==> flow/design.v <==
module tb_dp #(
    parameter BHT_ENTERIES    = 128,
    parameter BTB_ENTERIES    = 32,
    parameter INSTR_SIZE_BYTE = 4
) 
(
    clk,
    rst_n,
    in_fetch_pc,
    in_fetch_nop,
    in_exe_pc,
    in_exe_nop,
    in_exe_branch_taken,
    in_exe_branch_offset,
    out_pc_offset,
    out_fetch_branch_taken
);
input clk;
input rst_n;
input in_fetch_nop;
input [INSTR_SIZE_BYTE*8-1 :0] in_fetch_pc;
input in_exe_nop;
input [INSTR_SIZE_BYTE*8-1 :0] in_exe_pc;
input in_exe_branch_taken;
input [INSTR_SIZE_BYTE*8-1 :0] in_exe_branch_offset;
output [INSTR_SIZE_BYTE*8-1 :0] out_pc_offset;
output out_fetch_branch_taken;
reg [1:0] bht_entry [0:BHT_ENTERIES-1];
reg [INSTR_SIZE_BYTE*8-1 :0] btb_entry [0:BTB_ENTERIES-1];
reg [24:0] btb_tag [0:BTB_ENTERIES-1];
assign out_pc_offset = btb_entry[in_fetch_pc[6:2]];
assign out_fetch_branch_taken = bht_entry[in_fetch_pc[8:2]][1]&&(btb_tag[in_fetch_pc[6:2]]==in_fetch_pc[31:7]);
always@(posedge clk or negedge rst_n) begin
    if(rst_n) begin
        if(!in_exe_nop) begin
            if(in_exe_branch_taken) begin
                bht_entry[in_exe_pc[8:2]]  <= (bht_entry[in_exe_pc[8:2]]==2'b11) ? bht_entry[in_exe_pc[8:2]] : bht_entry[in_exe_pc[8:2]] + 1'b1   ;
                btb_entry[in_exe_pc[6:2]]  <=  in_exe_branch_offset;
                btb_tag[in_exe_pc[6:2]]    <=  in_exe_pc[31:7];
            end
            else if(!in_exe_branch_taken) begin
                bht_entry[in_exe_pc[8:2]]  <= (bht_entry[in_exe_pc[8:2]]==2'b00) ? bht_entry[in_exe_pc[8:2]] : bht_entry[in_exe_pc[8:2]] - 1'b1   ;
            end
        end
    end
    else if(!rst_n) begin
        bht_entry[0]  <=   0 ;bht_entry[1]  <=   0 ;bht_entry[2]  <=   0 ;bht_entry[3]  <=   0 ;bht_entry[4]  <=   0 ;bht_entry[5]  <=   0 ;bht_entry[6]  <=   0 ;bht_entry[7]  <=   0 ;bht_entry[8]  <=   0 ;bht_entry[9]  <=   0 ;
        bht_entry[10]  <=   0 ;bht_entry[11]  <=   0 ;bht_entry[12]  <=   0 ;bht_entry[13]  <=   0 ;bht_entry[14]  <=   0 ;bht_entry[15]  <=   0 ;bht_entry[16]  <=   0 ;bht_entry[17]  <=   0 ;bht_entry[18]  <=   0 ;bht_entry[19]  <=   0 ;
        bht_entry[20]  <=   0 ;bht_entry[21]  <=   0 ;bht_entry[22]  <=   0 ;bht_entry[23]  <=   0 ;bht_entry[24]  <=   0 ;bht_entry[25]  <=   0 ;bht_entry[26]  <=   0 ;bht_entry[27]  <=   0 ;bht_entry[28]  <=   0 ;bht_entry[29]  <=   0 ;
        bht_entry[30]  <=   0 ;bht_entry[31]  <=   0 ;bht_entry[32]  <=   0 ;bht_entry[33]  <=   0 ;bht_entry[34]  <=   0 ;bht_entry[35]  <=   0 ;bht_entry[36]  <=   0 ;bht_entry[37]  <=   0 ;bht_entry[38]  <=   0 ;bht_entry[39]  <=   0 ;
        bht_entry[40]  <=   0 ;bht_entry[41]  <=   0 ;bht_entry[42]  <=   0 ;bht_entry[43]  <=   0 ;bht_entry[44]  <=   0 ;bht_entry[45]  <=   0 ;bht_entry[46]  <=   0 ;bht_entry[47]  <=   0 ;bht_entry[48]  <=   0 ;bht_entry[49]  <=   0 ;
        bht_entry[50]  <=   0 ;bht_entry[51]  <=   0 ;bht_entry[52]  <=   0 ;bht_entry[53]  <=   0 ;bht_entry[54]  <=   0 ;bht_entry[55]  <=   0 ;bht_entry[56]  <=   0 ;bht_entry[57]  <=   0 ;bht_entry[58]  <=   0 ;bht_entry[59]  <=   0 ;
        bht_entry[60]  <=   0 ;bht_entry[61]  <=   0 ;bht_entry[62]  <=   0 ;bht_entry[63]  <=   0 ;bht_entry[64]  <=   0 ;bht_entry[65]  <=   0 ;bht_entry[66]  <=   0 ;bht_entry[67]  <=   0 ;bht_entry[68]  <=   0 ;bht_entry[69]  <=   0 ;
        bht_entry[70]  <=   0 ;bht_entry[71]  <=   0 ;bht_entry[72]  <=   0 ;bht_entry[73]  <=   0 ;bht_entry[74]  <=   0 ;bht_entry[75]  <=   0 ;bht_entry[76]  <=   0 ;bht_entry[77]  <=   0 ;bht_entry[78]  <=   0 ;bht_entry[79]  <=   0 ;
        bht_entry[80]  <=   0 ;bht_entry[81]  <=   0 ;bht_entry[82]  <=   0 ;bht_entry[83]  <=   0 ;bht_entry[84]  <=   0 ;bht_entry[85]  <=   0 ;bht_entry[86]  <=   0 ;bht_entry[87]  <=   0 ;bht_entry[88]  <=   0 ;bht_entry[89]  <=   0 ;
        bht_entry[90]  <=   0 ;bht_entry[91]  <=   0 ;bht_entry[92]  <=   0 ;bht_entry[93]  <=   0 ;bht_entry[94]  <=   0 ;bht_entry[95]  <=   0 ;bht_entry[96]  <=   0 ;bht_entry[97]  <=   0 ;bht_entry[98]  <=   0 ;bht_entry[99]  <=   0 ;
        bht_entry[100]  <=   0 ;bht_entry[101]  <=   0 ;bht_entry[102]  <=   0 ;bht_entry[103]  <=   0 ;bht_entry[104]  <=   0 ;bht_entry[105]  <=   0 ;bht_entry[106]  <=   0 ;bht_entry[107]  <=   0 ;bht_entry[108]  <=   0 ;bht_entry[109]  <=   0 ;
        bht_entry[110]  <=   0 ;bht_entry[111]  <=   0 ;bht_entry[112]  <=   0 ;bht_entry[113]  <=   0 ;bht_entry[114]  <=   0 ;bht_entry[115]  <=   0 ;bht_entry[116]  <=   0 ;bht_entry[117]  <=   0 ;bht_entry[118]  <=   0 ;bht_entry[119]  <=   0 ;
        bht_entry[120]  <=   0 ;bht_entry[121]  <=   0 ;bht_entry[122]  <=   0 ;bht_entry[123]  <=   0 ;bht_entry[124]  <=   0 ;bht_entry[125]  <=   0 ;bht_entry[126]  <=   0 ;bht_entry[127]  <=   0 ;
        btb_entry[0]  <=   0;
        btb_tag[0]    <=   0;
        btb_entry[1]  <=   0;
        btb_tag[1]    <=   0;
        btb_entry[2]  <=   0;
        btb_tag[2]    <=   0;
        btb_entry[3]  <=   0;
        btb_tag[3]    <=   0;
        btb_entry[4]  <=   0;
        btb_tag[4]    <=   0;
        btb_entry[5]  <=   0;
        btb_tag[5]    <=   0;
        btb_entry[6]  <=   0;
        btb_tag[6]    <=   0;
        btb_entry[7]  <=   0;
        btb_tag[7]    <=   0;
        btb_entry[8]  <=   0;
        btb_tag[8]    <=   0;
        btb_entry[9]  <=   0;
        btb_tag[9]    <=   0;
        btb_entry[10]  <=   0;
        btb_tag[10]    <=   0;
        btb_entry[11]  <=   0;
        btb_tag[11]    <=   0;
        btb_entry[12]  <=   0;
        btb_tag[12]    <=   0;
        btb_entry[13]  <=   0;
        btb_tag[13]    <=   0;
        btb_entry[14]  <=   0;
        btb_tag[14]    <=   0;
        btb_entry[15]  <=   0;
        btb_tag[15]    <=   0;
        btb_entry[16]  <=   0;
        btb_tag[16]    <=   0;
        btb_entry[17]  <=   0;
        btb_tag[17]    <=   0;
        btb_entry[18]  <=   0;
        btb_tag[18]    <=   0;
        btb_entry[19]  <=   0;
        btb_tag[19]    <=   0;
        btb_entry[20]  <=   0;
        btb_tag[20]    <=   0;
        btb_entry[21]  <=   0;
        btb_tag[21]    <=   0;
        btb_entry[22]  <=   0;
        btb_tag[22]    <=   0;
        btb_entry[23]  <=   0;
        btb_tag[23]    <=   0;
        btb_entry[24]  <=   0;
        btb_tag[24]    <=   0;
        btb_entry[25]  <=   0;
        btb_tag[25]    <=   0;
        btb_entry[26]  <=   0;
        btb_tag[26]    <=   0;
        btb_entry[27]  <=   0;
        btb_tag[27]    <=   0;
        btb_entry[28]  <=   0;
        btb_tag[28]    <=   0;
        btb_entry[29]  <=   0;
        btb_tag[29]    <=   0;
        btb_entry[30]  <=   0;
        btb_tag[30]    <=   0;
        btb_entry[31]  <=   0;
        btb_tag[31]    <=   0;
    end
end
endmodule
# Step by step through the tools: tb_dp
# Module tb_dp before and after one edit of its RTL, step after step.
# "orig" refers to lines of the RTL above, "edited" to lines of the edited file.
# "change": "edited" minus "orig" as printed here. "change_rel_pct": 100 x difference / "orig".
# Cell names lack the library's common part.
design:
  top_module: "tb_dp"
  clock_port: "clk"
  cell_library: "sky130hd"
  pvt_corner: "tt_025C_1v80"

# Edit of the RTL
# The edit as a unified diff against the file above.
# The edited RTL no longer does the same as the RTL above: the edit was made by script, with no optimisation intended.
# begin of diff
@@ -27,5 +27,5 @@
 output out_fetch_branch_taken;
 reg [1:0] bht_entry [0:BHT_ENTERIES-1];
-reg [INSTR_SIZE_BYTE*8-1 :0] btb_entry [0:BTB_ENTERIES-1];
+reg [INSTR_SIZE_BYTE*8-1 :0] btb_entry [0:BTB_ENTERIES/2-1];
 reg [24:0] btb_tag [0:BTB_ENTERIES-1];
 assign out_pc_offset = btb_entry[in_fetch_pc[6:2]];
# end of diff

# Word-level counts
# Source: Yosys, flattened and elaborated. Widths are those after wreduce. Registers that Yosys merges into a memory's read port (data or address) are not register bits. Print and check cells do not count. Equal cells are merged and count once.
classes:
  columns: ["element", "orig", "edited", "change", "change_rel_pct"]
  rows:
  - ["n_addsub", 2, 2, 0, 0.00]
  - ["eq_ne", 318, 348, 30, 9.43]
  - ["muxes", 395, 395, 0, 0.00]
  - ["bitwise", 1, 1, 0, 0.00]
  - ["reduce_logical", 166, 184, 18, 10.84]
ops:
  columns: ["cell", "orig", "edited", "change", "change_rel_pct"]
  rows:
  - ["3-bit AND reduction", 32, 48, 16, 50.00]
  - ["4-bit == test with constant B", 0, 16, 16, null]
  - ["4-bit by 3-bit == test with 1-bit output with constant B", 0, 8, 8, null]
  - ["4-bit by 2-bit == test with 1-bit output with constant B", 0, 4, 4, null]
  - ["4-bit by 1-bit == test with 1-bit output with constant B", 0, 2, 2, null]
  - ["4-bit logical NOT", 0, 2, 2, null]
  - ["32-bit case mux with 32-bit select", 1, 0, -1, -100.00]
  - ["32-bit case mux with 16-bit select", 0, 1, 1, null]
  - ["2-bit two-way mux", 390, 390, 0, 0.00]
  - ["7-bit == test with constant B", 128, 128, 0, 0.00]
  - ["2-bit AND reduction", 128, 128, 0, 0.00]
  - ["7-bit by 6-bit == test with 1-bit output with constant B", 64, 64, 0, 0.00]
  - ["5-bit == test with constant B", 32, 32, 0, 0.00]
  - ["7-bit by 5-bit == test with 1-bit output with constant B", 32, 32, 0, 0.00]
  - ["5-bit by 4-bit == test with 1-bit output with constant B", 16, 16, 0, 0.00]
  - ["7-bit by 4-bit == test with 1-bit output with constant B", 16, 16, 0, 0.00]
  - ["5-bit by 3-bit == test with 1-bit output with constant B", 8, 8, 0, 0.00]
  - ["7-bit by 3-bit == test with 1-bit output with constant B", 8, 8, 0, 0.00]
  - ["5-bit by 2-bit == test with 1-bit output with constant B", 4, 4, 0, 0.00]
  - ["7-bit by 2-bit == test with 1-bit output with constant B", 4, 4, 0, 0.00]
  - ["5-bit by 1-bit == test with 1-bit output with constant B", 2, 2, 0, 0.00]
  - ["7-bit by 1-bit == test with 1-bit output with constant B", 2, 2, 0, 0.00]
  - ["5-bit logical NOT", 2, 2, 0, 0.00]
  - ["7-bit logical NOT", 2, 2, 0, 0.00]
  - ["2-bit case mux with 128-bit select", 2, 2, 0, 0.00]
  - ["2-bit by 1-bit adder with 2-bit output with constant B", 1, 1, 0, 0.00]
  - ["2-bit == test with constant B", 1, 1, 0, 0.00]
  - ["25-bit == test", 1, 1, 0, 0.00]
# The list need not be complete.
bits:
  columns: ["element", "orig", "edited", "change", "change_rel_pct"]
  rows:
  - ["regBits", 2080, 1568, -512, -24.62]
  - ["input_bits", 101, 101, 0, 0.00]
  - ["wordCells", 1074, 1106, 32, 2.98]

# Longest topological paths
# Depth = most cells in a row (Yosys ltp): at word level without a register or memory, in the mapped netlist without a sequential cell, where the memories' decode and read muxes count.
depth:
  columns: ["element", "orig", "edited", "change", "change_rel_pct"]
  rows:
  - ["ltp_word", 8, 8, 0, 0.00]
  - ["ABC_AREA", "0", "0", null, null]
  - ["ltp_mapped", 15, 16, 1, 6.67]
  - ["depth_no_buf", 9, 9, 0, 0.00]

# Netlist
# The flow's flattened synthesis, as Yosys stat reports it; memories are mapped. The netlist is that of the ABC_AREA named above (0 if unset); the other value can give another one.
types:
  columns: ["type", "orig", "edited", "change", "change_rel_pct"]
  rows:
  - ["mux2_2", 1827, 1309, -518, -28.35]
  - ["dfrtp_1", 2080, 1568, -512, -24.62]
  - ["nand2_1", 669, 346, -323, -48.28]
  - ["a22oi_1", 702, 389, -313, -44.59]
  - ["buf_1", 253, 63, -190, -75.10]
  - ["o21ai_0", 310, 137, -173, -55.81]
  - ["a31oi_1", 17, 140, 123, 723.53]
  - ["a21oi_1", 107, 218, 111, 103.74]
  - ["clkbuf_1", 362, 437, 75, 20.72]
  - ["a221oi_1", 37, 106, 69, 186.49]
  - ["nor4_1", 68, 19, -49, -72.06]
  - ["a22o_1", 40, 84, 44, 110.00]
  - ["nor2_1", 144, 102, -42, -29.17]
  - ["nand4_1", 103, 68, -35, -33.98]
  - ["o22a_1", 1, 35, 34, 3400.00]
  - ["nand3_1", 169, 198, 29, 17.16]
  - ["nor3_1", 50, 23, -27, -54.00]
  - ["mux2i_1", 44, 17, -27, -61.36]
# The list need not be complete.
mapped:
  columns: ["element", "orig", "edited", "change", "change_rel_pct"]
  rows:
  - ["stdcells", 7590, 5834, -1756, -23.14]
  - ["mapped_area_mm2", 0.0931243, 0.0711069, -0.0220174, -23.64]
  - ["flip_flops", 2080, 1568, -512, -24.62]
  - ["n_buf", 713, 571, -142, -19.92]

# Timing after synthesis
# Source: OpenSTA report_checks on the synthesized netlist (no wires, ideal clock, input and output delay 20% of the period each), path of least setup slack; recovery checks are left aside. Register names are those of the netlist, which keeps one name where synthesis merged equal registers.
synth_timing:
  columns: ["element", "orig", "edited", "change", "change_rel_pct"]
  rows:
  - ["path_kind", "input port to output port", "input port to output port", null, null]
  - ["start", "in in_fetch_pc[4]", "in in_fetch_pc[6]", null, null]
  - ["end", "out out_fetch_branch_taken", "out out_fetch_branch_taken", null, null]
  - ["clock_period_ps", 10000, 10000, 0, 0.00]
  - ["in_delay_ps", 2000, 2000, 0, 0.00]
  - ["output_delay_ps", 2000, 2000, 0, 0.00]
  - ["arrival_time_ps", 4704, 4696, -8, -0.17]
  - ["t_required_ps", 8000, 8000, 0, 0.00]
  - ["slack_ps", 3296, 3304, 8, null]
  - ["delay_ps", 2704, 2696, -8, -0.30]
  - ["driving_pins", 11, 11, 0, 0.00]
  - ["n_path_buf", 3, 2, -1, -33.33]
  - ["period_less_setup_slack_ps", 6704, 6696, -8, -0.12]
# "delay_ps" = arrival - input delay + setup time.
# At an output port there is no setup time.
# "driving_pins" counts driving pins, that of a launching flip-flop among them; a cell with two outputs on the path counts twice.
# "period_less_setup_slack_ps" = period - worst setup slack (recovery checks aside). The figure is calculated, with input and output delays left at 20% of the set period.
# The rows between start and end are the longest chain of elaborated cells between them; the timing report does not say that the signal goes this way. Where chains are equally long, one stands for them.
# A line is the first line of the expression or statement that the cell stems from. Yosys adds cells for indexed reads and writes and turns some case tables into memories.
synth_between_orig:
  cell_sequence: "buf_6 -> or3b_2 -> nor2_1 -> clkbuf_1 -> clkbuf_1 -> a222oi_1 -> nand4_1 -> o22ai_1 -> xnor2_1 -> or4_1 -> nor4_1"
  elab_chain_len: 4
synth_lines_orig:
  columns: ["element", "line", "text"]
  rows:
  - ["start, declared", 21, "input [INSTR_SIZE_BYTE*8-1 :0] in_fetch_pc;"]
  - ["5-bit == test", 32, "assign out_fetch_branch_taken = bht_entry[in_fetch_pc[8:2]][1]&&(btb_tag[in_fetch_pc[6:2]]==in_fetch_pc[31:7]) ..."]
  - ["25-bit case mux with 32-bit select", 32, null]
  - ["25-bit == test", 32, null]
  - ["1-bit logical AND", 32, null]
  - ["end, declared", 27, "output out_fetch_branch_taken;"]
synth_between_edited:
  cell_sequence: "buf_4 -> or3_1 -> buf_4 -> nor2_1 -> a221o_1 -> or4_1 -> or4_1 -> mux2_1 -> a221oi_2 -> nand3_1 -> a2111oi_2"
  elab_chain_len: 4
synth_lines_edited:
  columns: ["element", "line", "text"]
  rows:
  - ["start, declared", 21, "input [INSTR_SIZE_BYTE*8-1 :0] in_fetch_pc;"]
  - ["5-bit == test", 32, "assign out_fetch_branch_taken = bht_entry[in_fetch_pc[8:2]][1]&&(btb_tag[in_fetch_pc[6:2]]==in_fetch_pc[31:7]) ..."]
  - ["25-bit case mux with 32-bit select", 32, null]
  - ["25-bit == test", 32, null]
  - ["1-bit logical AND", 32, null]
  - ["end, declared", 27, "output out_fetch_branch_taken;"]

# Path in the finished layout
# From the final timing report of each run of pair 1: the path of least setup slack in the routed layout; clock arrival at registers is part of the times.
# The report prints the path's times to 10 ps; the period is as set.
layout_timing:
  columns: ["element", "orig", "edited", "change", "change_rel_pct"]
  rows:
  - ["path_kind", "input port to output port", "input port to output port", null, null]
  - ["start", "in in_fetch_pc[2]", "in in_fetch_pc[6]", null, null]
  - ["end", "out out_fetch_branch_taken", "out out_fetch_branch_taken", null, null]
  - ["clock_period_ps", 9570, 9570, 0, 0.00]
  - ["in_delay_ps", 1910, 1910, 0, 0.00]
  - ["output_delay_ps", 1910, 1910, 0, 0.00]
  - ["arrival_time_ps", 7100, 7280, 180, 2.54]
  - ["t_required_ps", 7660, 7660, 0, 0.00]
  - ["slack_ps", 560, 380, -180, null]
  - ["driving_pins", 15, 12, -3, -20.00]
  - ["n_path_buf", 6, 3, -3, -50.00]
# The rows between start and end are the longest chain of elaborated cells between them; the timing report does not say that the signal goes this way. Where chains are equally long, one stands for them.
layout_between_orig:
  cell_sequence: "buf_4 -> buf_12 -> nand2_2 -> nor2_4 -> buf_4 -> a22oi_1 -> nand2_1 -> nor4_1 -> a31oi_1 -> buf_4 -> xor2_1 -> or4_1 -> nor4_1 -> buf_4 -> clkdlybuf4s50_1"
  elab_chain_len: 4
layout_lines_orig:
  columns: ["element", "line", "text"]
  rows:
  - ["start, declared", 21, "input [INSTR_SIZE_BYTE*8-1 :0] in_fetch_pc;"]
  - ["5-bit == test", 32, "assign out_fetch_branch_taken = bht_entry[in_fetch_pc[8:2]][1]&&(btb_tag[in_fetch_pc[6:2]]==in_fetch_pc[31:7]) ..."]
  - ["25-bit case mux with 32-bit select", 32, null]
  - ["25-bit == test", 32, null]
  - ["1-bit logical AND", 32, null]
  - ["end, declared", 27, "output out_fetch_branch_taken;"]
layout_between_edited:
  cell_sequence: "buf_4 -> or3_1 -> nor2_2 -> a221o_1 -> or4_1 -> or4_1 -> mux2_1 -> a221oi_2 -> nand3_1 -> a2111oi_2 -> buf_4 -> clkdlybuf4s50_1"
  elab_chain_len: 4
layout_lines_edited:
  columns: ["element", "line", "text"]
  rows:
  - ["start, declared", 21, "input [INSTR_SIZE_BYTE*8-1 :0] in_fetch_pc;"]
  - ["5-bit == test", 32, "assign out_fetch_branch_taken = bht_entry[in_fetch_pc[8:2]][1]&&(btb_tag[in_fetch_pc[6:2]]==in_fetch_pc[31:7]) ..."]
  - ["25-bit case mux with 32-bit select", 32, null]
  - ["25-bit == test", 32, null]
  - ["1-bit logical AND", 32, null]
  - ["end, declared", 27, "output out_fetch_branch_taken;"]

# Measured runs
# Runs of the flow (Yosys, OpenROAD) on both versions; the two runs of a pair have the same settings. The constraints put input and output delay at 20% of the set period each and load the outputs with 0.01 pF.
settings_pair_1:
  CORE_UTILIZATION: 30
  SETUP_SLACK_MARGIN: 0.5
  period_ns: 9.57
  CAP_MARGIN: 20
  CORE_MARGIN: 2
  SLEW_MARGIN: 20
measured_pair_1:
  columns: ["element", "orig", "edited", "change", "change_rel_pct"]
  rows:
  - ["yosys.chip_area_mm2", 0.0931243, 0.0711069, -0.0220174, -23.64]
  - ["total_die_area_mm2", 0.314889, 0.240934, -0.073955, -23.49]
  - ["finish.stdcell_area_mm2", 0.10719, 0.0821125, -0.0250775, -23.40]
  - ["util_frac", 0.347, 0.349, 0.002, null]
  - ["timing.setup.ws_ps", 559, 379, -180, null]
  - ["setupTns_ps", 0, 0, 0, null]
  - ["hold_worst_slack_ps", 476, 479, 3, null]
  - ["power.total_mw", 21.720, 16.751, -4.969, -22.88]
  - ["period_less_ws_ps", 9011, 9191, 180, 2.00]
settings_pair_2:
  ABC_AREA: 1
  CELL_PAD_IN_SITES_DETAIL_PLACEMENT: 0
  CORE_UTILIZATION: 40
  CTS_CLUSTER_DIAMETER: 202
  CTS_CLUSTER_SIZE: 21
  GPL_ROUTABILITY_DRIVEN: 0
  MAX_ROUTING_LAYER: "met4"
  PLACE_DENSITY_LB_ADDON: 0.18
  SLEW_MARGIN: 20
  period_ns: 6.16
  CAP_MARGIN: 20
  CORE_MARGIN: 2
measured_pair_2:
  columns: ["element", "orig", "edited", "change", "change_rel_pct"]
  rows:
  - ["yosys.chip_area_mm2", 0.0943342, 0.07301, -0.0213242, -22.60]
  - ["total_die_area_mm2", 0.239738, 0.185959, -0.053779, -22.43]
  - ["finish.stdcell_area_mm2", 0.105133, 0.0823815, -0.0227515, -21.64]
  - ["util_frac", 0.447, 0.455, 0.008, null]
  - ["timing.setup.ws_ps", 43, 130, 87, null]
  - ["setupTns_ps", 0, 0, 0, null]
  - ["power.total_mw", 27.292, 21.328, -5.964, -21.85]
  - ["period_less_ws_ps", 6117, 6030, -87, -1.42]
# "period_less_ws_ps": clock period set for the run, less the worst setup slack. It is reckoned from that one timing run; input and output delays stay at 20% of the period that was set.
# "power.total_mw" is the tool's figure for a default switching activity; nothing was simulated.
